==> flow/design.v <==
`timescale 1ns / 1ps
module TNS_dec_33(
    input wire clk,
    input wire rst_n,
    input wire [32:0] codein,
    output reg [30 - 1 : 0] dataout
    );
    wire [30 - 1 : 0] dataout_wire;
    assign dataout_wire = (codein[32]*847425747) + (codein[31]*564950498) + (codein[30]*282475249) + 
                    (codein[29]*121060821) + (codein[28]*80707214) + (codein[27]*40353607) + 
                    (codein[26]*17294403) + (codein[25]*11529602) + (codein[24]*5764801) + 
                    (codein[23]*2470629) + (codein[22]*1647086) + (codein[21]*823543) + 
                    (codein[20]*352947) + (codein[19]*235298) + (codein[18]*117649) + (codein[17]*50421) + (codein[16]*33614) + 
                    (codein[15]*16807) + (codein[14]*7203) + (codein[13]*4802) + (codein[12]*2401) + (codein[11]*1029) +
                    (codein[10]*686) + (codein[9]*343) + (codein[8]*147) + (codein[7]*98) + (codein[6]*49) +
                    (codein[5]*21) + (codein[4]*14) + (codein[3]*7) + (codein[2]*3) + (codein[1]*2) +
                    (codein[0]*1);
    always @(posedge clk or negedge rst_n) begin
        if (~rst_n) begin
            dataout <= 0;
        end
        else begin
            dataout <= dataout_wire;
        end
    end
endmodule
# --- From RTL to reports: TNS_dec_33 ---
# Tool output for the design above, in the order of the flow.
# Line numbers count from 1 in the design file above.
# Operators carry their Yosys type and port widths (W data, S select, Z words).
# Cell names lack the library's common part.
inputs:
  top_module: "TNS_dec_33"
  clock: "clk"
  lib: "sky130hd"
  corner: "tt_025C_1v80"

# --- After elaboration ---
# Yosys after proc, flatten, opt, wreduce and memory -nomap, before mapping. Enables and synchronous resets that opt folds into registers are not counted as muxes. Memory bits, and registers merged into a memory's read port (data or address), are not among the register bits. Print and check cells are not counted. Equal cells are merged and count once.
word_totals:
  output_inout_bits: 30
  word_cells: 64
  in_bits: 35
  regBits: 30
classes:
  n_mul: 31
  addsub: 32
op_table:
  columns: ["op", "count"]
  rows:
  - ["$add A30 B14 Y30", 2]
  - ["$add A30 B17 Y30", 2]
  - ["$add A30 B28 Y30", 2]
  - ["$add A30 B30 Y30", 2]
  - ["$mul A1 B26 Y27 const B", 2]
  - ["$mul A1 B23 Y24 const B", 2]
  - ["$mul A1 B20 Y21 const B", 2]
  - ["$mul A1 B17 Y18 const B", 2]
  - ["$mul A1 B15 Y16 const B", 2]
  - ["$mul A1 B29 Y30 const B", 1]
  - ["$mul A1 B30 Y30 const B", 1]
  - ["$add A30 B1 Y30", 1]
  - ["$add A30 B10 Y30", 1]
  - ["$add A30 B11 Y30", 1]
  - ["$add A30 B12 Y30", 1]
  - ["$add A30 B13 Y30", 1]
  - ["$add A30 B16 Y30", 1]
  - ["$add A30 B18 Y30", 1]
  - ["$add A30 B19 Y30", 1]
  - ["$add A30 B2 Y30", 1]
  - ["$add A30 B20 Y30", 1]
  - ["$add A30 B21 Y30", 1]
  - ["$add A30 B22 Y30", 1]
  - ["$add A30 B23 Y30", 1]
  - ["$add A30 B24 Y30", 1]
  - ["$add A30 B25 Y30", 1]
  - ["$add A30 B26 Y30", 1]
  - ["$add A30 B27 Y30", 1]
# Other operator kinds: 22; their cells: 26.

# --- Depth ---
# Longest topological path by Yosys (ltp), each cell counted once; first at word level (registers and memories cut), then after technology mapping (sequential cells cut; the memories' decode and read muxes count).
logic_depth:
  depth_word: 33
  abc_area: 1
  mapped_depth: 27
  ltp_nobuf: 27

# --- Netlist ---
# The flow's flattened synthesis, as Yosys stat reports it; memories are mapped. The netlist is that of the ABC_AREA named above (0 if unset); the other value can give another one.
# The area totals of this step are shown rounded.
by_type:
  columns: ["cell_type", "count", "type_area_um2"]
  rows:
  - ["fa_1", 193, 3.86E+03]
  - ["ha_1", 210, 2627.52]
  - ["inv_1", 406, 1.52E+03]
  - ["dfrtp_1", 30, 750.72]
  - ["nand2_1", 166, 623.098]
  - ["nand3_1", 28, 140.134]
  - ["a21oi_1", 18, 90.086]
  - ["nor2_1", 23, 86.333]
  - ["xor2_1", 9, 78.826]
  - ["nor2_2", 10, 62.56]
  - ["nand2_2", 9, 56.304]
  - ["xnor2_1", 6, 52.55]
  - ["nand4_1", 8, 50.048]
  - ["o21bai_1", 5, 37.536]
  - ["nand3_2", 3, 30.029]
  - ["and2_1", 4, 25.024]
  - ["or2_2", 3, 18.768]
  - ["and3_1", 2, 12.512]
# Other cell types: 4; their cells: 4.
synth_totals:
  flip_flops: 30
  seq_area_um2: 750.7
  yosys_area_um2: 10160
  cell_count: 1137
  buf_cells: 0

# --- Timing after synthesis ---
# Path of least setup slack by OpenSTA after synthesis, without wires, with an ideal clock, recovery checks aside; 20% of the period is set as input and as output delay. Where synthesis merged equal registers, the netlist keeps one of their names.
synth_timing:
  path_type: "input to register"
  from: "input port codein[27]"
  to: "register dataout[17]"
  path_slack_ps: 4284
  t_arrival_ps: 7600
  setup_ps: 117
  n_path_buf: 0
  in_delay_ps: 2400
  required_ps: 11883
  path_stages: 23
  tclk_ps: 12000
  delay_ps: 5317
  t_first_pin_ps: 2400
  synth_period_reached_ps: 7716
# "delay_ps" = arrival - input delay + setup time.
# "path_stages" counts driving pins, that of a launching flip-flop among them; a cell with two outputs on the path counts twice.
# "synth_period_reached_ps" is the clock period less the worst setup slack; recovery checks do not enter. This is arithmetic on one report: input and output delays are still those of the set period (20% each).
# Between the ends stands the longest chain of elaborated cells between them, by number of cells; it is not shown to be the way that was timed. Of several equally long chains one is given.
# Each line given opens the expression or statement behind the cell; cells for indexed reads and writes are added by Yosys, which also makes memories of some case tables.
synth_between:
  path_cell_list: "fa_1 > inv_1 > fa_1 > fa_1 > inv_1 > fa_1 > fa_1 > fa_1 > inv_1 > fa_1 > inv_1 > fa_1 > ha_1 > inv_1 > fa_1 > inv_1 > nand3_1 > nand3_2 > nand2_1 > nand2_2 > nand3_1 > nand3_1 > nand2_1"
  elab_chain_len: 29
  cone_cells: 29
  cone_lines: 2
  cone_classes: "add/sub (28); mul (1)"
synth_lines:
  columns: ["element", "line", "rtl"]
  rows:
  - ["start: declaration", 5, "input wire [32:0] codein,"]
  - ["$mul A1 B26 Y27", 10, "(codein[29]*121060821) + (codein[28]*80707214) + (codein[27]*40353607) +"]
  - ["$add A30 B27 Y30", 9, "assign dataout_wire = (codein[32]*847425747) + (codein[31]*564950498) + (codein[30]*282475249) +"]
  - ["$add A30 B26 Y30", 9, null]
  - ["$add A30 B25 Y30", 9, null]
  - ["$add A30 B24 Y30", 9, null]
  - ["$add A30 B23 Y30", 9, null]
  - ["$add A30 B22 Y30", 9, null]
  - ["[... 15 more ...]", null, null]
  - ["$add A30 B7 Y30", 9, null]
  - ["$add A30 B6 Y30", 9, null]
  - ["$add A30 B5 Y30", 9, null]
  - ["$add A30 B4 Y30", 9, null]
  - ["$add A30 B3 Y30", 9, null]
  - ["$add A30 B2 Y30", 9, null]
  - ["$add A30 B1 Y30", 9, null]
  - ["end: assignment", 20, "dataout <= 0;"]
  - ["end: assignment", 23, "dataout <= dataout_wire;"]
  - ["end: declaration", 6, "output reg [30 - 1 : 0] dataout"]

# --- Worst path after layout ---
# Path of least setup slack in the final report of flow run A (OpenROAD, finished layout, wires in). Where an end is a register, its clock arrival counts in the times.
# The report prints the path's times to 10 ps; the period is as set.
layout_timing:
  path_type: "input to register"
  from: "input port codein[22]"
  to: "register dataout[17]"
  required_ps: 11960
  t_first_pin_ps: 2360
  t_arrival_ps: 8940
  tclk_ps: 11800
  path_slack_ps: 3030
  path_stages: 27
  in_delay_ps: 2360
  setup_ps: 110
  n_path_buf: 1
# Between the ends stands the longest chain of elaborated cells between them, by number of cells; it is not shown to be the way that was timed. Of several equally long chains one is given.
layout_between:
  path_cell_list: "clkdlybuf4s50_1 > inv_1 > ha_1 > inv_1 > fa_1 > inv_1 > fa_1 > inv_1 > fa_1 > inv_1 > fa_1 > fa_1 > inv_1 > fa_1 > inv_1 > fa_1 > ha_1 > inv_1 > fa_1 > inv_1 > nand3_1 > nand3_2 > nand2_1 > nand2_2 > nand3_1 > nand3_1 > nand2_1"
  elab_chain_len: 24
  cone_cells: 24
  cone_lines: 2
  cone_classes: "add/sub (23); mul (1)"
layout_lines:
  columns: ["element", "line", "rtl"]
  rows:
  - ["start: declaration", 5, "input wire [32:0] codein,"]
  - ["$mul A1 B20 Y21", 12, "(codein[23]*2470629) + (codein[22]*1647086) + (codein[21]*823543) +"]
  - ["$add A30 B22 Y30", 9, "assign dataout_wire = (codein[32]*847425747) + (codein[31]*564950498) + (codein[30]*282475249) +"]
  - ["$add A30 B21 Y30", 9, null]
  - ["$add A30 B20 Y30", 9, null]
  - ["$add A30 B19 Y30", 9, null]
  - ["$add A30 B18 Y30", 9, null]
  - ["$add A30 B17 Y30 (2 in a row)", 9, null]
  - ["[... 9 more ...]", null, null]
  - ["$add A30 B7 Y30", 9, null]
  - ["$add A30 B6 Y30", 9, null]
  - ["$add A30 B5 Y30", 9, null]
  - ["$add A30 B4 Y30", 9, null]
  - ["$add A30 B3 Y30", 9, null]
  - ["$add A30 B2 Y30", 9, null]
  - ["$add A30 B1 Y30", 9, null]
  - ["end: assignment", 20, "dataout <= 0;"]
  - ["end: assignment", 23, "dataout <= dataout_wire;"]
  - ["end: declaration", 6, "output reg [30 - 1 : 0] dataout"]

# Flow runs of TNS_dec_33

Top module TNS_dec_33; platform sky130hd; tools Yosys and OpenROAD; 2 stored runs in no particular order. Input and output delays are each 20% of the period that was set; the output load is 0.01 pF.
"clock_period_reached_ps" is the run's clock period less its worst setup slack. It is reckoned from that one timing run; input and output delays stay at 20% of the period that was set.
"worst_setup_path_time_ps": the worst setup path's part of the clock period (all of it between registers, 20% less for each end at a port) less its slack. A launch clock that arrives late makes it longer, a capture clock that arrives late makes it shorter.
"worst_setup_path_time_ps" is known to 10 ps.
Measured values are rounded.

--- flow run A ---
==> flow/run.sh <==
#!/bin/bash
# the make line also repeats the synthesis and layout settings of config.mk as NAME=value (left out here)
make -C /OpenROAD-flow-scripts/flow DESIGN_CONFIG=/design/flow/config.mk WORK_HOME=/design/flow/orfs CLKGATE_MAP_FILE= finish
==> flow/config.mk <==
export PLATFORM = sky130hd
export DESIGN_NAME = TNS_dec_33
export DESIGN_NICKNAME = TNS_dec_33
export VERILOG_FILES = /design/flow/design.v
export SDC_FILE = /design/flow/constraint.sdc
export NUM_CORES = 4
export LEC_CHECK = 0
export ABC_AREA = 1
export CAP_MARGIN = 0
export CELL_PAD_IN_SITES_DETAIL_PLACEMENT = 1
export CORE_ASPECT_RATIO = 0.92
export CORE_MARGIN = 9
export CORE_UTILIZATION = 40
export GPL_ROUTABILITY_DRIVEN = 0
export GPL_TIMING_DRIVEN = 1
export HOLD_SLACK_MARGIN = 0.26
export MAX_ROUTING_LAYER = met4
export SETUP_SLACK_MARGIN = 1.54
export SLEW_MARGIN = 30
==> flow/constraint.sdc <==
create_clock -name core_clock -period 11.8 [get_ports {clk}]
set_input_delay 2.3600 -clock core_clock [delete_from_list [all_inputs] [get_ports {clk}]]
set_output_delay 2.3600 -clock core_clock [all_outputs]
set_load 0.01 [all_outputs]

==> results, as YAML <==
results:
  yosys_chip_area_um2: 10160
  total_die_area_um2: 31470
  final_cell_area_um2: 11350
  post_route_util_pct: 45.8
  fin_ws_ps: 3026
  timing.setup.tns_ps: 0
  clock_period_reached_ps: 8774
  worst_setup_path_time_ps: 6410
  worst_setup_path_type: "input to register"

--- flow run B ---
==> flow/run.sh <==
#!/bin/bash
# the make line also repeats the synthesis and layout settings of config.mk as NAME=value (left out here)
make -C /OpenROAD-flow-scripts/flow DESIGN_CONFIG=/design/flow/config.mk WORK_HOME=/design/flow/orfs CLKGATE_MAP_FILE= finish
==> flow/config.mk <==
export PLATFORM = sky130hd
export DESIGN_NAME = TNS_dec_33
export DESIGN_NICKNAME = TNS_dec_33
export VERILOG_FILES = /design/flow/design.v
export SDC_FILE = /design/flow/constraint.sdc
export NUM_CORES = 4
export LEC_CHECK = 0
export ABC_AREA = 1
export CAP_MARGIN = 40
export CORE_ASPECT_RATIO = 0.59
export CORE_MARGIN = 5
export CORE_UTILIZATION = 52
export CTS_CLUSTER_SIZE = 90
export GPL_ROUTABILITY_DRIVEN = 1
export GPL_TIMING_DRIVEN = 0
export PLACE_DENSITY_LB_ADDON = 0.23
export SLEW_MARGIN = 20
==> flow/constraint.sdc <==
create_clock -name core_clock -period 6.48 [get_ports {clk}]
set_input_delay 1.2960 -clock core_clock [delete_from_list [all_inputs] [get_ports {clk}]]
set_output_delay 1.2960 -clock core_clock [all_outputs]
set_load 0.01 [all_outputs]

==> results, as YAML <==
results:
  yosys_chip_area_um2: 10160
  total_die_area_um2: 22530
  final_cell_area_um2: 12170
  post_route_util_pct: 63.2
  fin_ws_ps: -37
  timing.setup.tns_ps: -171
  clock_period_reached_ps: 6517
  worst_setup_path_time_ps: 5220
  worst_setup_path_type: "input to register"
